==> flow/design.v <==
module Adder (
    in1,
    in2,
    out
);
  parameter width = 32;
  input [width - 1:0] in1, in2;
  output [width - 1:0] out;
  assign out = in1 + in2;
endmodule
module MUX (
    in0,
    in1,
    sel,
    out
);
  parameter width = 32;
  input [width - 1:0] in0, in1;
  input sel;
  output [width - 1:0] out;
  assign out = sel ? in1 : in0;
endmodule
module register (
    clk,
    rst,
    en,
    in,
    out
);
  parameter width = 32;
  input clk, rst, en;
  input [width - 1:0] in;
  output reg [width - 1:0] out;
  always @(posedge clk) begin
    if (rst) out <= 0;
    else if (en) out <= in;
  end
endmodule
module status_reg (
    clk,
    rst,
    en,
    in,
    out
);
  input clk, rst, en;
  input [3:0] in;
  output reg [3:0] out;
  always @(negedge clk) begin
    if (rst) out <= 0;
    else if (en) out <= in;
  end
endmodule
module RegisterFile (
    input clk,
    rst,
    input [3:0] src1,
    src2,
    Dest_wb,
    input [31:0] Result_WB,
    input writeBackEn,
    output [31:0] reg1,
    reg2
);
  reg [31:0] reg_file[0:15];
  integer i;
  always @(negedge clk) begin
    if (rst) begin
      for (i = 0; i < 16; i = i + 1) begin
        reg_file[i] <= i;
      end
    end else if (writeBackEn) begin
      reg_file[Dest_wb] <= Result_WB;
    end
  end
  assign reg1 = reg_file[src1];
  assign reg2 = reg_file[src2];
endmodule
module Condition_Check (
    input [3:0] cond,
    SR,
    output reg flag
);
  wire N, Z, C, V;
  assign N = SR[3];
  assign Z = SR[2];
  assign C = SR[1];
  assign V = SR[0];
  parameter [3:0] EQ = 4'd0, NE = 4'd1, CS_HS = 4'd2, CC_LO = 4'd3, MI = 4'd4, 
                PL = 4'd5, VS = 4'd6, VC = 4'd7, HI = 4'd8, LS = 4'd9, 
                GE = 4'd10, LT = 4'd11, GT = 4'd12, LE = 4'd13, AL = 4'd14;
  always @(cond, SR, N, Z, C, V) begin
    flag = 1;
    case (cond)
      EQ: flag = Z;
      NE: flag = ~Z;
      CS_HS: flag = C;
      CC_LO: flag = ~C;
      MI: flag = N;
      PL: flag = ~N;
      VS: flag = V;
      VC: flag = ~V;
      HI: flag = C & (~Z);
      LS: flag = (~C) & Z;
      GE: flag = N == V;
      LT: flag = N != V;
      GT: flag = (~Z) & (N == V);
      LE: flag = Z | (N != V);
      AL: flag = 1;
      default: flag = 1;
    endcase
  end
endmodule
module ControlUnit (
    input [3:0] OP_Code,
    input [1:0] Mode,
    input S_in,
    I_in,
    output reg [3:0] EXE_CMD,
    output reg WB_EN,
    MEM_R_EN,
    MEM_W_EN,
    B_out,
    S_out
);
  parameter [3:0] NOP = 4'd0, MOV = 4'd1, MVN = 4'd2, ADD = 4'd3, ADC = 4'd4, SUB = 4'd5, SBC = 4'd6,
                    AND = 4'd7, ORR = 4'd8, EOR = 4'd9, CMP = 4'd10, TST = 4'd11, LDR = 4'd12, STR = 4'd13, B = 4'd14;
  reg [3:0] operation;
  always @(Mode, OP_Code, S_in, I_in) begin
    operation = NOP;
    S_out = 1'b0;
    case (Mode)
      2'b00: begin
        S_out = S_in;
        case (OP_Code)
          4'b1101: operation = MOV;
          4'b1111: operation = MVN;
          4'b0100: operation = ADD;
          4'b0101: operation = ADC;
          4'b0010: operation = SUB;
          4'b0110: operation = SBC;
          4'b0000: operation = AND;
          4'b1100: operation = ORR;
          4'b0001: operation = EOR;
          4'b1010: operation = CMP;
          4'b1000: operation = TST;
          default: operation = NOP;
        endcase
      end
      2'b01: begin
        case (OP_Code)
          4'b0100: begin
            if (S_in) operation = LDR;
            else operation = STR;
          end
          default: operation = NOP;
        endcase
      end
      2'b10: begin
        if (I_in) operation = B;
        else operation = NOP;
      end
      default: operation = NOP;
    endcase
  end
  always @(operation, S_in) begin
    EXE_CMD = 4'd0;
    WB_EN = 1'b0;
    MEM_R_EN = 1'b0;
    MEM_W_EN = 1'b0;
    B_out = 1'b0;
    case (operation)
      NOP: begin
        EXE_CMD = 4'b0110;
      end
      MOV: begin
        EXE_CMD = 4'b0001;
        WB_EN   = 1'b1;
      end
      MVN: begin
        EXE_CMD = 4'b1001;
        WB_EN   = 1'b1;
      end
      ADD: begin
        EXE_CMD = 4'b0010;
        WB_EN   = 1'b1;
      end
      ADC: begin
        EXE_CMD = 4'b0011;
        WB_EN   = 1'b1;
      end
      SUB: begin
        EXE_CMD = 4'b0100;
        WB_EN   = 1'b1;
      end
      SBC: begin
        EXE_CMD = 4'b0101;
        WB_EN   = 1'b1;
      end
      AND: begin
        EXE_CMD = 4'b0110;
        WB_EN   = 1'b1;
      end
      ORR: begin
        EXE_CMD = 4'b0111;
        WB_EN   = 1'b1;
      end
      EOR: begin
        EXE_CMD = 4'b1000;
        WB_EN   = 1'b1;
      end
      CMP: begin
        EXE_CMD = 4'b0100;
      end
      TST: begin
        EXE_CMD = 4'b0110;
      end
      LDR: begin
        EXE_CMD = 4'b0010;
        MEM_R_EN = 1'b1;
        WB_EN = 1'b1;
      end
      STR: begin
        EXE_CMD  = 4'b0010;
        MEM_W_EN = 1'b1;
      end
      B: begin
        B_out = 1'b1;
      end
    endcase
  end
endmodule
module IF_Stage (
    input clk,
    rst,
    freeze,
    Branch_Taken,
    input [31:0] Branch_Address,
    output [31:0] PC,
    Instruction,
    output [31:0] imem_addr,
    input [31:0] imem_data
);
  wire en;
  assign en = ~freeze;
  wire [31:0] mux_out, pc_out, adder_out, instruction_memory_out;
  register pc (
      clk,
      rst,
      en,
      mux_out,
      pc_out
  );
  MUX mux (
      adder_out,
      Branch_Address,
      Branch_Taken,
      mux_out
  );
  Adder adder (
      32'd4,
      pc_out,
      adder_out
  );
  assign PC = adder_out;
  assign imem_addr = pc_out;
  assign Instruction = imem_data;
endmodule
module IF_Stage_Reg (
    input clk,
    rst,
    freeze,
    flush,
    input [31:0] PC_in,
    Instruction_in,
    output reg [31:0] PC,
    instructions
);
  wire en;
  assign en = ~freeze;
  always @(posedge clk) begin
    if (flush) begin
      PC <= 0;
      instructions <= 0;
    end else if (rst) begin
      PC <= 0;
      instructions <= 0;
    end else if (en) begin
      PC <= PC_in;
      instructions <= Instruction_in;
    end
  end
endmodule
module ID_Stage (
    input clk,
    rst,
    input [31:0] Instruction,
    input [31:0] Result_WB,
    input writeBackEN,
    input [3:0] Dest_wb,
    input hazard,
    input [3:0] SR,
    output WB_EN,
    MEM_R_EN,
    MEM_W_EN,
    B,
    S,
    output [3:0] EXE_CMD,
    output [31:0] Val_Rn,
    Val_Rm,
    output imm,
    output [11:0] Shift_operand,
    output [23:0] Signed_imm_24,
    output [3:0] Dest,
    output [3:0] src1,
    src2,
    output Two_src
);
  wire [3:0] cond, OPCode, Rn, Rm, Rd, rotate_imm, immed_8, CU_EXE_CMD;
  wire [1:0] OPC_mode;
  wire OPC_S, CU_B, CU_S, CU_WB_EN, CU_MEM_R_EN, CU_MEM_W_EN, cond_flag, zero_sel, not_cond_flag;
  assign cond = Instruction[31:28];
  assign OPC_mode = Instruction[27:26];
  assign imm = Instruction[25];
  assign OPCode = Instruction[24:21];
  assign OPC_S = Instruction[20];
  assign Rn = Instruction[19:16];
  assign Rd = Instruction[15:12];
  assign not_cond_flag = ~cond_flag;
  assign zero_sel = not_cond_flag | hazard;
  assign Two_src = (~imm) | MEM_W_EN;
  assign src1 = Rn;
  assign src2 = Rm;
  assign Dest = Instruction[15:12];
  assign Signed_imm_24 = Instruction[23:0];
  assign Shift_operand = Instruction[11:0];
  assign Rm = MEM_W_EN ? Rd : Instruction[3:0];
  assign {EXE_CMD, WB_EN, MEM_R_EN, MEM_W_EN, B, S} = zero_sel ? 9'b0: 
         {CU_EXE_CMD, CU_WB_EN, CU_MEM_R_EN, CU_MEM_W_EN, CU_B, CU_S};
  Condition_Check condition_check (
      cond,
      SR,
      cond_flag
  );
  RegisterFile register_file (
      clk,
      rst,
      Rn,
      Rm,
      Dest_wb,
      Result_WB,
      writeBackEN,
      Val_Rn,
      Val_Rm
  );
  ControlUnit control_unit (
      OPCode,
      OPC_mode,
      OPC_S,
      imm,
      CU_EXE_CMD,
      CU_WB_EN,
      CU_MEM_R_EN,
      CU_MEM_W_EN,
      CU_B,
      CU_S
  );
endmodule
module ID_Stage_Reg (
    input clk,
    rst, freeze,
    flush,
    WB_EN_IN,
    MEM_R_EN_IN,
    MEM_W_EN_IN,
    B_IN,
    S_IN,
    input [3:0] EXE_CMD_IN,
    SR_IN,   
    input [31:0] PC_IN,
    Val_Rn_IN,
    Val_Rm_IN,
    input imm_IN,
    input [11:0] Shift_operand_IN,
    input [23:0] Signed_imm_24_IN,
    input [3:0] Dest_IN,
    Src1_IN,
    Src2_IN,
    output reg WB_EN,
    MEM_R_EN,
    MEM_W_EN,
    B,
    S,
    output reg [3:0] EXE_CMD,
    output reg [31:0] PC,
    Val_Rn,
    Val_Rm,
    output reg imm,
    output reg [11:0] Shift_operand,
    output reg [23:0] Signed_imm_24,
    output reg [3:0] Dest,
    Src1,
    Src2,
    SR_OUT   
);
  always @(posedge clk) begin
    if (flush) begin
      WB_EN <= 0;
      MEM_R_EN <= 0;
      MEM_W_EN <= 0;
      B <= 0;
      S <= 0;
      EXE_CMD <= 0;
      PC <= 0;
      Val_Rn <= 0;
      Val_Rm <= 0;
      imm <= 0;
      Shift_operand <= 0;
      Signed_imm_24 <= 0;
      Dest <= 0;
      Src1 <= 0;
      Src2 <= 0;
      SR_OUT <= 0;
    end else if (rst | flush) begin
      WB_EN <= 0;
      MEM_R_EN <= 0;
      MEM_W_EN <= 0;
      B <= 0;
      S <= 0;
      EXE_CMD <= 0;
      PC <= 0;
      Val_Rn <= 0;
      Val_Rm <= 0;
      imm <= 0;
      Shift_operand <= 0;
      Signed_imm_24 <= 0;
      Dest <= 0;
      Src1 <= 0;
      Src2 <= 0;
      SR_OUT <= 0;
    end else if (~freeze) begin
      WB_EN <= WB_EN_IN;
      MEM_R_EN <= MEM_R_EN_IN;
      MEM_W_EN <= MEM_W_EN_IN;
      B <= B_IN;
      S <= S_IN;
      EXE_CMD <= EXE_CMD_IN;
      PC <= PC_IN;
      Val_Rn <= Val_Rn_IN;
      Val_Rm <= Val_Rm_IN;
      imm <= imm_IN;
      Shift_operand <= Shift_operand_IN;
      Signed_imm_24 <= Signed_imm_24_IN;
      Dest <= Dest_IN;
      Src1 <= Src1_IN;
      Src2 <= Src2_IN;
      SR_OUT <= SR_IN;
    end
  end
endmodule
module Val2Generator (
    input I,
    bypass_rm,
    input [31:0] Val_Rm,
    input [11:0] Shift_operand,
    output reg [31:0] out
);
  parameter [1:0] LSL = 2'b00, LSR = 2'b01, ASR = 2'b10, ROR = 2'b11;
  wire [ 4:0] shift_imm;
  wire [ 1:0] shift;
  wire [ 3:0] rotate_imm;
  wire [ 7:0] immed_8;
  reg  [31:0] shift_buffer;
  assign immed_8 = Shift_operand[7:0];
  assign rotate_imm = Shift_operand[11:8];
  assign shift_imm = Shift_operand[11:7];
  assign shift = Shift_operand[6:5];
  always @(bypass_rm, I, shift, Val_Rm, shift_imm, immed_8, Shift_operand, rotate_imm) begin
    shift_buffer = 0;
    case (bypass_rm)   
      1'b0:
      case (I)
        1'b0: begin
          case (shift)
            LSL: out = Val_Rm << shift_imm;
            LSR: out = Val_Rm >> shift_imm;
            ASR: out = Val_Rm >>> shift_imm;
            ROR: out = Val_Rm << shift_imm | Val_Rm >> 5 - shift_imm;   
          endcase
        end
        1'b1: begin
          shift_buffer = {24'd0, immed_8};
          out = shift_buffer >> (rotate_imm << 1) | shift_buffer << (32 - (rotate_imm << 1));
        end
        default: out = 32'b0;
      endcase
      1'b1: out = {20'b0, Shift_operand};
    endcase
  end
endmodule
module ALU (
    input signed [31:0] in1,
    in2,
    input [3:0] EXE_CMD,
    input C,
    output [3:0] Status_bit,
    output reg signed [31:0] result
);
  parameter [3:0] MOV = 4'b001, MVN = 4'b1001, ADD_LDR_STR = 4'b0010, ADC = 4'b0011, SUB_CMP = 4'b0100, SBC = 4'b0101,
                    AND_TST = 4'b0110, ORR = 4'b0111, EOR = 4'b1000, TST = 4'b0110;
  reg N, Z, Co, V;
  assign Status_bit = {N, Z, Co, V};
  always @(in1, in2, C, EXE_CMD) begin
    N  = 1'b0;
    Z  = 1'b0;
    Co = 1'b0;
    V  = 1'b0;
    case (EXE_CMD)
      MOV:    result = in2;
      MVN:    result = ~in2;
      ADD_LDR_STR:    begin
                {Co,result} = in1 + in2;
                if(in1 > 0 & in2 > 0 & result < 0)
                    V = 1'b1;
                else if(in1 < 0 & in2 < 0 & result > 0)
                    V = 1'b1;
                else if(in1 > 0 & in2 < 0 & result > in1)
                    V = 1'b1;
                else if(in1 < 0 & in2 > 0 & result < in1)
                    V = 1'b1;
            end
      ADC:    begin
                {Co,result} = in1 + in2 + C;
                if(in1 > 0 & in2 > 0 & result < 0)
                    V = 1'b1;
                else if(in1 < 0 & in2 < 0 & result > 0)
                    V = 1'b1;
                else if(in1 > 0 & in2 < 0 & result > in1)
                    V = 1'b1;
                else if(in1 < 0 & in2 > 0 & result < in1)
                    V = 1'b1;
            end
      SUB_CMP:    begin
                result = in1 - in2;
                if(in1 > 0 & in2 < 0 & result < 0)
                    V = 1'b1;
                else if(in1 < 0 & in2 > 0 & result > 0)
                    V = 1'b1;
                else if(in1 > 0 & in2 > 0 & result > in1)
                    V = 1'b1;
                else if (in1 < 0 & in2 < 0 & result < in1)
                    V = 1'b1;
            end
      SBC:    begin
                result = in1 - in2 - (C);
                if(in1 > 0 & in2 < 0 & result < 0)
                    V = 1'b1;
                else if(in1 < 0 & in2 > 0 & result > 0)
                    V = 1'b1;
                else if(in1 > 0 & in2 > 0 & result > in1)
                    V = 1'b1;
                else if (in1 < 0 & in2 < 0 & result < in1)
                    V = 1'b1;
            end
      AND_TST:    result = in1 & in2;
      ORR:    result = in1 | in2;
      EOR:    result = in1 ^ in2;
      default: result = 32'b0;
    endcase
    if (result == 0) Z = 1'b1;
    if (result < 0) N = 1'b1;
  end
endmodule
module EXE_Stage (
    input         clk,
    input  [ 3:0] EXE_CMD,
    input         MEM_R_EN,
    MEM_W_EN,
    input  [31:0] PC,
    Val_Rn,
    Val_Rm,
    ALU_res_in,
    WB_data,   
    input         imm,
    input  [11:0] Shift_operand,
    input  [23:0] Signed_imm_24,
    input  [ 3:0] SR,
    input  [ 1:0] sel_src1,
    sel_src2,   
    output [31:0] ALU_result,
    mux2_out,   
    Br_addr,
    output [ 3:0] status
);
  wire bypass_rm;
  wire [31:0] val2, extended_imm, shifted_imm, mux1_out;
  assign extended_imm = {
    Signed_imm_24[23],
    Signed_imm_24[23],
    Signed_imm_24[23],
    Signed_imm_24[23],
    Signed_imm_24[23],
    Signed_imm_24[23],
    Signed_imm_24[23],
    Signed_imm_24[23],
    Signed_imm_24
  };
  assign shifted_imm = extended_imm << 2;
  assign bypass_rm = MEM_W_EN | MEM_R_EN;
  assign mux1_out = (sel_src1 == 2'b00) ? Val_Rn :   
      (sel_src1 == 2'b01) ? ALU_res_in : (sel_src1 == 2'b10) ? WB_data : Val_Rn;
  assign mux2_out = (sel_src2 == 2'b00) ? Val_Rm :
                    (sel_src2 == 2'b01) ? ALU_res_in :
                    (sel_src2 == 2'b10) ? WB_data :
                    Val_Rm;
  Val2Generator v2gen (
      imm,
      bypass_rm,
      mux2_out,
      Shift_operand,
      val2
  );
  ALU alu (
      mux1_out,
      val2,
      EXE_CMD,
      SR[1],
      status,
      ALU_result
  );
  Adder pc_adder (
      PC,
      shifted_imm,
      Br_addr
  );
endmodule
module EXE_Stage_Reg (
    input clk,
    rst,
    freeze,
    WB_EN_IN,
    MEM_R_EN_IN,
    MEM_W_EN_IN,
    input [31:0] ALU_result_inp,
    ST_val_in,
    input [3:0] Dest_in,
    output reg WB_EN,
    MEM_R_EN,
    MEM_W_EN,
    output reg [31:0] ALU_result,
    Val_Rm,
    output reg [3:0] Dest
);
  always @(posedge clk) begin
    if (rst) {WB_EN, MEM_R_EN, MEM_W_EN, ALU_result, Val_Rm, Dest} <= 71'b0;
    else if (~freeze) begin
      WB_EN <= WB_EN_IN;
      MEM_R_EN <= MEM_R_EN_IN;
      MEM_W_EN <= MEM_W_EN_IN;
      ALU_result <= ALU_result_inp;
      Val_Rm <= ST_val_in;
      Dest <= Dest_in;
    end
  end
endmodule
module Sram_Controller (
    input clk,
    rst,
    wr_en,
    rd_en,
    input [31:0] address,
    writeData,
    output [31:0] readData,
    output ready,
    input [15:0] SRAM_DQ_I,
    output [15:0] SRAM_DQ_O,
    output reg [17:0] SRAM_ADDR,
    output reg SRAM_WE_N
);
  parameter [3:0] idle = 0, writeState0 = 1, writeState1 = 2, readState0 = 3, readState1 = 4, readState2 = 5, readState3 = 6, readState4 = 7;
  reg [3:0] ns, ps;
  reg [15:0] readLSB;
  reg [31:0] res;
  always @* begin
    ns = idle;
    case (ps)
      idle: begin
        if (~wr_en & ~rd_en) ns = idle;
        else if (wr_en) ns = writeState0;
        else ns = readState0;
      end
      writeState0: ns = writeState1;
      writeState1: ns = idle;
      readState0: ns = readState1;
      readState1: ns = readState2;
      readState2: ns = readState3;
      readState3: ns = readState4;
      readState4: ns = idle;
      default: ns = idle;
    endcase
  end
  always @(ps, address) begin
    SRAM_ADDR = 18'b0;
    SRAM_WE_N = 1'b1;
    case (ps)
      writeState0: begin
        SRAM_ADDR = {address[18:2], 1'b0};
        SRAM_WE_N = 1'b0;
      end
      writeState1: begin
        SRAM_ADDR = {address[18:2], 1'b1};
        SRAM_WE_N = 1'b0;
      end
      readState0: begin
        SRAM_ADDR = {address[18:2], 1'b0};
      end
      readState1: begin
        SRAM_ADDR = {address[18:2], 1'b0};
      end
      readState2: begin
        SRAM_ADDR = {address[18:2], 1'b1};
      end
      readState3: begin
        SRAM_ADDR = {address[18:2], 1'b1};
      end
      default: begin
      end
    endcase
  end
  always @(posedge clk) begin
    if (ps == readState1) readLSB <= SRAM_DQ_I;
    if (ps == readState3) res <= {SRAM_DQ_I, readLSB};
  end
  always @(posedge clk) begin
    if (rst) ps <= idle;
    else ps <= ns;
  end
  assign ready = (ns == idle) ? 1'b1 : 1'b0;
  assign readData = res;
  assign SRAM_DQ_O = (ps == writeState1) ? writeData[31:16] : writeData[15:0];
endmodule
module MEM_reg (
    input clk,
    rst,
    freeze,
    WB_en_in,
    MEM_R_en_in,
    input [31:0] ALU_result_in,
    Mem_read_value_in,
    input [3:0] Dest_in,
    output reg WB_en,
    MEM_R_en,
    output reg [31:0] ALU_result,
    Mem_read_value,
    output reg [3:0] Dest
);
  always @(posedge clk) begin
    if (rst) {WB_en, MEM_R_en, ALU_result, Mem_read_value, Dest} <= 70'b0;
    else if (~freeze) begin
      Dest <= Dest_in;
      Mem_read_value <= Mem_read_value_in;
      ALU_result <= ALU_result_in;
      MEM_R_en <= MEM_R_en_in;
      WB_en <= WB_en_in;
    end
  end
endmodule
module WB_Stage (
    input [31:0] ALU_result,
    MEM_result,
    input MEM_R_en,
    output [31:0] out
);
  assign out = MEM_R_en ? MEM_result : ALU_result;
endmodule
module Hazard_Detection_Unit (
    input [3:0] src1,
    src2,
    Exe_Dest,
    input Exe_WB_EN,
    processor_mode,
    input [3:0] Mem_Dest,
    input Mem_WB_EN,
    output reg Hazard_Detected
);
  always @(src1, src2, Exe_WB_EN, Mem_Dest, Mem_WB_EN, Exe_Dest, processor_mode) begin
    Hazard_Detected = 1'b0;
    if (~processor_mode) begin
      if ((Exe_WB_EN & (src1 == Exe_Dest))|
          (Mem_WB_EN & (src1 == Mem_Dest))|
          (Exe_WB_EN & (src2 == Exe_Dest))|
          (Mem_WB_EN & (src2 == Mem_Dest)))
        Hazard_Detected = 1'b1;
    end
  end
endmodule
module Forwarding_Unit (
    input [3:0] WB_dest,
    Mem_Dest,
    src1,
    src2,
    input WB_en,
    Mem_WB_en,
    processor_mode,
    output reg [1:0] sel_src1,
    sel_src2
);
  always @(*) begin
    sel_src1 = 2'd0;
    sel_src2 = 2'd0;
    if (processor_mode) begin
      if (Mem_WB_en) begin
        if (src1 == Mem_Dest) sel_src1 = 2'd1;
        if (src2 == Mem_Dest) sel_src2 = 2'd1;
      end
      if (WB_en) begin
        if (src1 == WB_dest) sel_src1 = 2'd2;
        if (src2 == WB_dest) sel_src2 = 2'd2;
      end
    end
  end
endmodule
module ARM (
    input clk,
    input rst,
    output [31:0] imem_addr,
    input [31:0] imem_data,
    output [17:0] SRAM_ADDR,
    output [15:0] SRAM_DQ_O,
    input [15:0] SRAM_DQ_I,
    output SRAM_WE_N
);
  wire [17:0] SW;
  assign SW = {16'b0, 1'b1, rst};
  wire freeze, flush;
  wire writeBackEN_ID, hazard, WB_EN_ID_Stage,MEM_R_EN_ID_Stage, 
		MEM_W_EN_ID_Stage,B_ID_Stage,S_ID_Stage,imm_ID_Stage, 
		Two_src_ID_Stage, imm_ID_Reg, WB_EN_ID_Reg, MEM_W_EN_ID_Reg,
		MEM_R_EN_ID_Reg, B_ID_Reg, S_ID_Reg;
  wire [31:0] PC_IF_Stage, Inst_IF_Stage, Inst_IF_Reg, 
				Val_Rn_ID_Stage, Val_Rm_ID_Stage, PC_IF_Reg, 
			    PC_ID_Reg, Val_Rn_ID_Reg, Val_Rm_ID_Reg;
  wire [31:0] Result_WB, Mem_res_feedback;
  wire [3:0] Des_wb;
  wire [3:0] EXE_CMD_ID_Stage,EXE_CMD_ID_Reg, Dest_ID_Stage, src1_ID_Stage, src2_ID_Stage, dest_ID_Reg;
  wire [23:0] Signed_imm_24_ID_Stage, Signed_imm_24_ID_Reg;
  wire [11:0] Shift_operand, Shift_operand_ID_Reg;
  wire [3:0] SR, Status_bit;
  wire [31:0] ALU_result_EXE_Reg, Val_Rm_EXE_Reg;
  wire [31:0] MEM_result_MEM_Stage;
  wire [3:0] dest_EXE_Reg, src1_ID_Reg, src2_ID_Reg;
  wire WB_EN_EXE_Reg, MEM_R_EN_EXE_Reg, MEM_W_EN_EXE_Reg, processor_mode;
  wire [31:0] ALU_result_EXE_Stage, Br_addr, Val_Rm_EXE_Stage;
  wire [3:0] status, SR_ID_Reg;
  wire [1:0] fw_sel_src1, fw_sel_src2;
  assign processor_mode = SW[1];
  assign hazard = freeze;
  assign flush = 1'b0;
  assign Mem_res_feedback = MEM_R_EN_EXE_Reg ? MEM_result_MEM_Stage : ALU_result_EXE_Reg;
  wire slow_clk;
  wire Sram_Busy;
  assign slow_clk = clk;
  IF_Stage fetch (
      slow_clk,
      SW[0],
      (freeze | ~Sram_Busy),
      B_ID_Reg,
      Br_addr,
      PC_IF_Stage,
      Inst_IF_Stage,
      imem_addr,
      imem_data
  );
  IF_Stage_Reg if_reg (
      slow_clk,
      SW[0],
      (freeze | ~Sram_Busy),
      flush,
      PC_IF_Stage,
      Inst_IF_Stage,
      PC_IF_Reg,
      Inst_IF_Reg
  );
  ID_Stage decode (
      slow_clk,
      SW[0],
      Inst_IF_Reg,
      Result_WB,
      writeBackEN_ID,
      Des_wb,
      hazard,
      SR,
      WB_EN_ID_Stage,
      MEM_R_EN_ID_Stage,
      MEM_W_EN_ID_Stage,
      B_ID_Stage,
      S_ID_Stage,
      EXE_CMD_ID_Stage,
      Val_Rn_ID_Stage,
      Val_Rm_ID_Stage,
      imm_ID_Stage,
      Shift_operand,
      Signed_imm_24_ID_Stage,
      Dest_ID_Stage,
      src1_ID_Stage,
      src2_ID_Stage,
      Two_src_ID_Stage
  );
  ID_Stage_Reg id_reg (
      slow_clk,
      SW[0],
      (~Sram_Busy),
      flush,
      WB_EN_ID_Stage,
      MEM_R_EN_ID_Stage,
      MEM_W_EN_ID_Stage,
      B_ID_Stage,
      S_ID_Stage,
      EXE_CMD_ID_Stage,
      SR,
      PC_IF_Reg,
      Val_Rn_ID_Stage,
      Val_Rm_ID_Stage,
      imm_ID_Stage,
      Shift_operand,
      Signed_imm_24_ID_Stage,
      Dest_ID_Stage,
      src1_ID_Stage,
      src2_ID_Stage,
      WB_EN_ID_Reg,
      MEM_R_EN_ID_Reg,
      MEM_W_EN_ID_Reg,
      B_ID_Reg,
      S_ID_Reg,
      EXE_CMD_ID_Reg,
      PC_ID_Reg,
      Val_Rn_ID_Reg,
      Val_Rm_ID_Reg,
      imm_ID_Reg,
      Shift_operand_ID_Reg,
      Signed_imm_24_ID_Reg,
      dest_ID_Reg,
      src1_ID_Reg,
      src2_ID_Reg,
      SR_ID_Reg
  );
  status_reg Status_Register (
      slow_clk,
      SW[0],
      S_ID_Reg,
      Status_bit,
      SR
  );
  EXE_Stage execute (
      slow_clk,
      EXE_CMD_ID_Reg,
      MEM_R_EN_ID_Reg,
      MEM_W_EN_ID_Reg,
      PC_ID_Reg,
      Val_Rn_ID_Reg,
      Val_Rm_ID_Reg,
      Mem_res_feedback,
      Result_WB,
      imm_ID_Reg,
      Shift_operand_ID_Reg,
      Signed_imm_24_ID_Reg,
      SR_ID_Reg,
      fw_sel_src1,
      fw_sel_src2,
      ALU_result_EXE_Stage,
      Val_Rm_EXE_Stage,
      Br_addr,
      Status_bit
  );
  EXE_Stage_Reg EX_Reg (
      slow_clk,
      SW[0],
      (~Sram_Busy),
      WB_EN_ID_Reg,
      MEM_R_EN_ID_Reg,
      MEM_W_EN_ID_Reg,
      ALU_result_EXE_Stage,
      Val_Rm_EXE_Stage,
      dest_ID_Reg,
      WB_EN_EXE_Reg,
      MEM_R_EN_EXE_Reg,
      MEM_W_EN_EXE_Reg,
      ALU_result_EXE_Reg,
      Val_Rm_EXE_Reg,
      dest_EXE_Reg
  );
  wire MEM_R_en_MEM_Reg;
  wire [31:0] ALU_result_MEM_Reg, Mem_read_value_MEM_Reg;
  MEM_reg mem_reg (
      slow_clk,
      SW[0],
      (~Sram_Busy),
      (~Sram_Busy) ? (1'b0) : (WB_EN_EXE_Reg),
      MEM_R_EN_EXE_Reg,
      ALU_result_EXE_Reg,
      MEM_result_MEM_Stage,
      dest_EXE_Reg,
      writeBackEN_ID,
      MEM_R_en_MEM_Reg,
      ALU_result_MEM_Reg,
      Mem_read_value_MEM_Reg,
      Des_wb
  );
  WB_Stage wb_stage (
      ALU_result_MEM_Reg,
      Mem_read_value_MEM_Reg,
      MEM_R_en_MEM_Reg,
      Result_WB
  );
  Hazard_Detection_Unit hdu (
      src1_ID_Stage,
      src2_ID_Stage,
      dest_ID_Reg,
      WB_EN_ID_Reg,
      processor_mode,
      dest_EXE_Reg,
      WB_EN_EXE_Reg,
      freeze
  );
  Forwarding_Unit fwu (
      Des_wb,
      dest_EXE_Reg,
      src1_ID_Reg,
      src2_ID_Reg,
      writeBackEN_ID,
      WB_EN_EXE_Reg,
      processor_mode,
      fw_sel_src1,
      fw_sel_src2
  );
  Sram_Controller SC (
      slow_clk,
      SW[0],
      MEM_W_EN_EXE_Reg,
      MEM_R_EN_EXE_Reg,
      ALU_result_EXE_Reg,
      Val_Rm_EXE_Reg,
      MEM_result_MEM_Stage,
      Sram_Busy,
      SRAM_DQ_I,
      SRAM_DQ_O,
      SRAM_ADDR,
      SRAM_WE_N
  );
endmodule
# [Step by step through the tools: ARM]
# Tool output for the design above before and after an edit, in the order of the flow.
# Lines under "orig" count in the file above, lines under "edited" in the edited file.
# "change" is "edited" less "orig", of the values as shown.
# Operators: Yosys type, input widths -> output width; for muxes data width and select width s.
# Cell names lack the library's common part.
# A cell with - has no value.
[setup] top_module="ARM" clock_port="clk" lib="sky130hd" lib_corner="tt_025C_1v80"

# [Diff]
# Unified diff, file above to edited file.
# This change comes from a script, not from a designer. The edited design behaves differently; no optimisation was intended.
# begin of diff
@@ -828,7 +828,9 @@
     output [17:0] SRAM_ADDR,
     output [15:0] SRAM_DQ_O,
-    input [15:0] SRAM_DQ_I,
+    input [15:0] SRAM_DQ_I_ext,
     output SRAM_WE_N
 );
+  reg [15:0] SRAM_DQ_I;
+  always @(posedge clk) SRAM_DQ_I <= SRAM_DQ_I_ext;
   wire [17:0] SW;
   assign SW = {16'b0, 1'b1, rst};
# end of diff

# [Word-level counts]
# Counts by Yosys on the flattened word-level netlist (proc, flatten, opt, wreduce; memories kept). Print and check cells are left out.
# Yosys's memory passes give these memory sizes; they may raise the number of words (mostly to a power of two), join words into wider ones and drop unused or constant bits.
[bits] element="mem_bits_rw" orig=512 edited=512 change=0
[bits] element="elab_cells" orig=232 edited=233 change=1
[bits] element="register_bits" orig=385 edited=401 change=16
[bits] element="mem_bits_ro" orig=192 edited=192 change=0
[bits] element="output_inout_bits" orig=67 edited=67 change=0
[bits] element="n_memories" orig=3 edited=3 change=0
[bits] element="inputBits" orig=50 edited=50 change=0
[op_classes] element="equal" orig=44 edited=44 change=0
[op_classes] element="bitwise" orig=40 edited=40 change=0
[op_classes] element="compare" orig=21 edited=21 change=0
[op_classes] element="add_sub_neg" orig=10 edited=10 change=0
[op_classes] element="n_shift" orig=6 edited=6 change=0
[op_classes] element="mux" orig=65 edited=65 change=0
[op_classes] element="reduce_and_logical" orig=11 edited=11 change=0
# Unchanged operator kinds not shown: 54.

# [Longest topological paths]
# Depth = most cells in a row (Yosys ltp): at word level without a register or memory, in the mapped netlist without a sequential cell, where the memories' decode and read muxes count.
[depth] element="ltp_word" orig=23 edited=23 change=0
[depth] element="abc_area" orig="0" edited="0"
[depth] element="depth_mapped" orig=47 edited=46 change=-1
[depth] element="ltp_nobuf" orig=39 edited=41 change=2

# [Netlist]
# The flow's flattened synthesis, as Yosys stat reports it; memories are mapped. The netlist is that of the ABC_AREA named above (0 if unset); the other value can give another one.
[by_type] type="nor2_1" orig=1020 edited=912 change=-108
[by_type] type="nand2_1" orig=792 edited=853 change=61
[by_type] type="mux4_2" orig=368 edited=314 change=-54
[by_type] type="mux2i_1" orig=162 edited=110 change=-52
[by_type] type="a311oi_1" orig=64 edited=100 change=36
[by_type] type="o211ai_1" orig=32 edited=68 change=36
[by_type] type="a211oi_1" orig=193 edited=161 change=-32
[by_type] type="xnor2_1" orig=146 edited=176 change=30
[by_type] type="nor3_1" orig=127 edited=99 change=-28
[by_type] type="clkbuf_1" orig=441 edited=414 change=-27
[by_type] type="a21o_1" orig=91 edited=67 change=-24
[by_type] type="o21a_1" orig=25 edited=48 change=23
[by_type] type="a31o_2" orig=30 edited=9 change=-21
[by_type] type="o21ai_0" orig=199 edited=218 change=19
[by_type] type="a21oi_1" orig=536 edited=554 change=18
[by_type] type="a22oi_1" orig=34 edited=52 change=18
[by_type] type="a31o_1" orig=2 edited=19 change=17
[by_type] type="dfxtp_1" orig=388 edited=404 change=16
# Unchanged cell types not shown: 17.
# Not every row of either side is listed.
[mapped] element="sequential_area_um2" orig=24583.6 edited=24903.9 change=320.3
[mapped] element="cell_count" orig=6978 edited=6936 change=-42
[mapped] element="yosys_area_um2" orig=65743.1 edited=64937.3 change=-805.8
[mapped] element="ff_cells" orig=948 edited=964 change=16
# By module: a second synthesis without flattening, with its own total; a netlist apart from the flattened one above.
[hier_totals] element="hier_cells" orig=7032 edited=7048 change=16
[hier_totals] element="hier_area_um2" orig=72701.0 edited=73021.3 change=320.3
# Each row is one instance without its submodules.
[modules_orig] module="RegisterFile" instances=1 n_cells=1695 area_um2=26559.2
[modules_orig] module="ALU" instances=1 n_cells=1896 area_um2=13191.4
[modules_orig] module="Val2Generator" instances=1 n_cells=969 area_um2=7275.7
[modules_orig] module="ID_Stage_Reg" instances=1 n_cells=511 area_um2=5701.7
[modules_orig] module="Adder" instances=2 n_cells=248 area_um2=1739.2
[modules_orig] module="EXE_Stage_Reg" instances=1 n_cells=229 area_um2=2546.2
[modules_orig] module="MEM_reg" instances=1 n_cells=226 area_um2=2512.4
[modules_orig] module="IF_Stage_Reg" instances=1 n_cells=207 area_um2=2348.5
[modules_orig] module="EXE_Stage" instances=1 n_cells=216 area_um2=2174.6
[modules_orig] module="Sram_Controller" instances=1 n_cells=109 area_um2=2067.0
[modules_orig] module="register" instances=1 n_cells=103 area_um2=1163.6
[modules_orig] module="ARM" instances=1 n_cells=41 area_um2=568.0
[modules_orig] module="MUX" instances=1 n_cells=36 area_um2=544.3
[modules_orig] module="WB_Stage" instances=1 n_cells=36 area_um2=544.3
# orig: Further modules, not shown: 7.
[modules_edited] module="RegisterFile" instances=1 n_cells=1695 area_um2=26559.2
[modules_edited] module="ALU" instances=1 n_cells=1896 area_um2=13191.4
[modules_edited] module="Val2Generator" instances=1 n_cells=969 area_um2=7275.7
[modules_edited] module="ID_Stage_Reg" instances=1 n_cells=511 area_um2=5701.7
[modules_edited] module="Adder" instances=2 n_cells=248 area_um2=1739.2
[modules_edited] module="EXE_Stage_Reg" instances=1 n_cells=229 area_um2=2546.2
[modules_edited] module="MEM_reg" instances=1 n_cells=226 area_um2=2512.4
[modules_edited] module="IF_Stage_Reg" instances=1 n_cells=207 area_um2=2348.5
[modules_edited] module="EXE_Stage" instances=1 n_cells=216 area_um2=2174.6
[modules_edited] module="Sram_Controller" instances=1 n_cells=109 area_um2=2067.0
[modules_edited] module="register" instances=1 n_cells=103 area_um2=1163.6
[modules_edited] module="ARM" instances=1 n_cells=57 area_um2=888.4
[modules_edited] module="MUX" instances=1 n_cells=36 area_um2=544.3
[modules_edited] module="WB_Stage" instances=1 n_cells=36 area_um2=544.3
# edited: Further modules, not shown: 7.

# [Flow runs]
# Runs of the flow (Yosys, OpenROAD) on both versions; the two runs of a pair have the same settings. The constraints put input and output delay at 20% of the set period each and load the outputs with 0.01 pF.
[settings_pair_1] CORE_UTILIZATION=40 PLACE_DENSITY=0.6 SETUP_SLACK_MARGIN=0.4 period_ns=20.5 CAP_MARGIN=20 CORE_MARGIN=2 SLEW_MARGIN=20
[measured_pair_1] element="synth_chip_area_um2" orig=65743.1 edited=64937.3 change=-805.8
[measured_pair_1] element="fin_ws_ns" orig=0.604 edited=0.537 change=-0.067
[measured_pair_1] element="setup_tns_ns" orig=0.000 edited=0.000 change=0.000
[measured_pair_1] element="dieArea_um2" orig=167617.0 edited=165584.0 change=-2033.0
[measured_pair_1] element="fin_util_pct" orig=48.6 edited=50.6 change=2.0
[measured_pair_1] element="design_power_uw" orig=8063 edited=8497 change=434
[measured_pair_1] element="hold_worst_slack_ns" orig=0.413 edited=0.349 change=-0.064
[settings_pair_2] CAP_MARGIN=10 CELL_PAD_IN_SITES_DETAIL_PLACEMENT=0 CELL_PAD_IN_SITES_GLOBAL_PLACEMENT=0 CORE_ASPECT_RATIO=0.66 CORE_UTILIZATION=43 CTS_CLUSTER_DIAMETER=180 CTS_CLUSTER_SIZE=87 GPL_ROUTABILITY_DRIVEN=1 MAX_ROUTING_LAYER="met4" MIN_ROUTING_LAYER="met1" PLACE_DENSITY_LB_ADDON=0.24 SETUP_SLACK_MARGIN=2.97 period_ns=14.4 CORE_MARGIN=2 SLEW_MARGIN=20
[measured_pair_2] element="synth_chip_area_um2" orig=65743.1 edited=64937.3 change=-805.8
[measured_pair_2] element="fin_ws_ns" orig=-1.860 edited=-1.879 change=-0.019
[measured_pair_2] element="setup_tns_ns" orig=-3.905 edited=-3.239 change=0.666
[measured_pair_2] element="dieArea_um2" orig=156103.0 edited=154208.0 change=-1895.0
[measured_pair_2] element="fin_util_pct" orig=58.1 edited=60.3 change=2.2
[measured_pair_2] element="design_power_uw" orig=11357 edited=11360 change=3
[measured_pair_2] element="hold_worst_slack_ns" orig=0.388 edited=0.404 change=0.016
# "design_power_uw" rests on the timing tool's default activity at the inputs, not on a simulated workload.
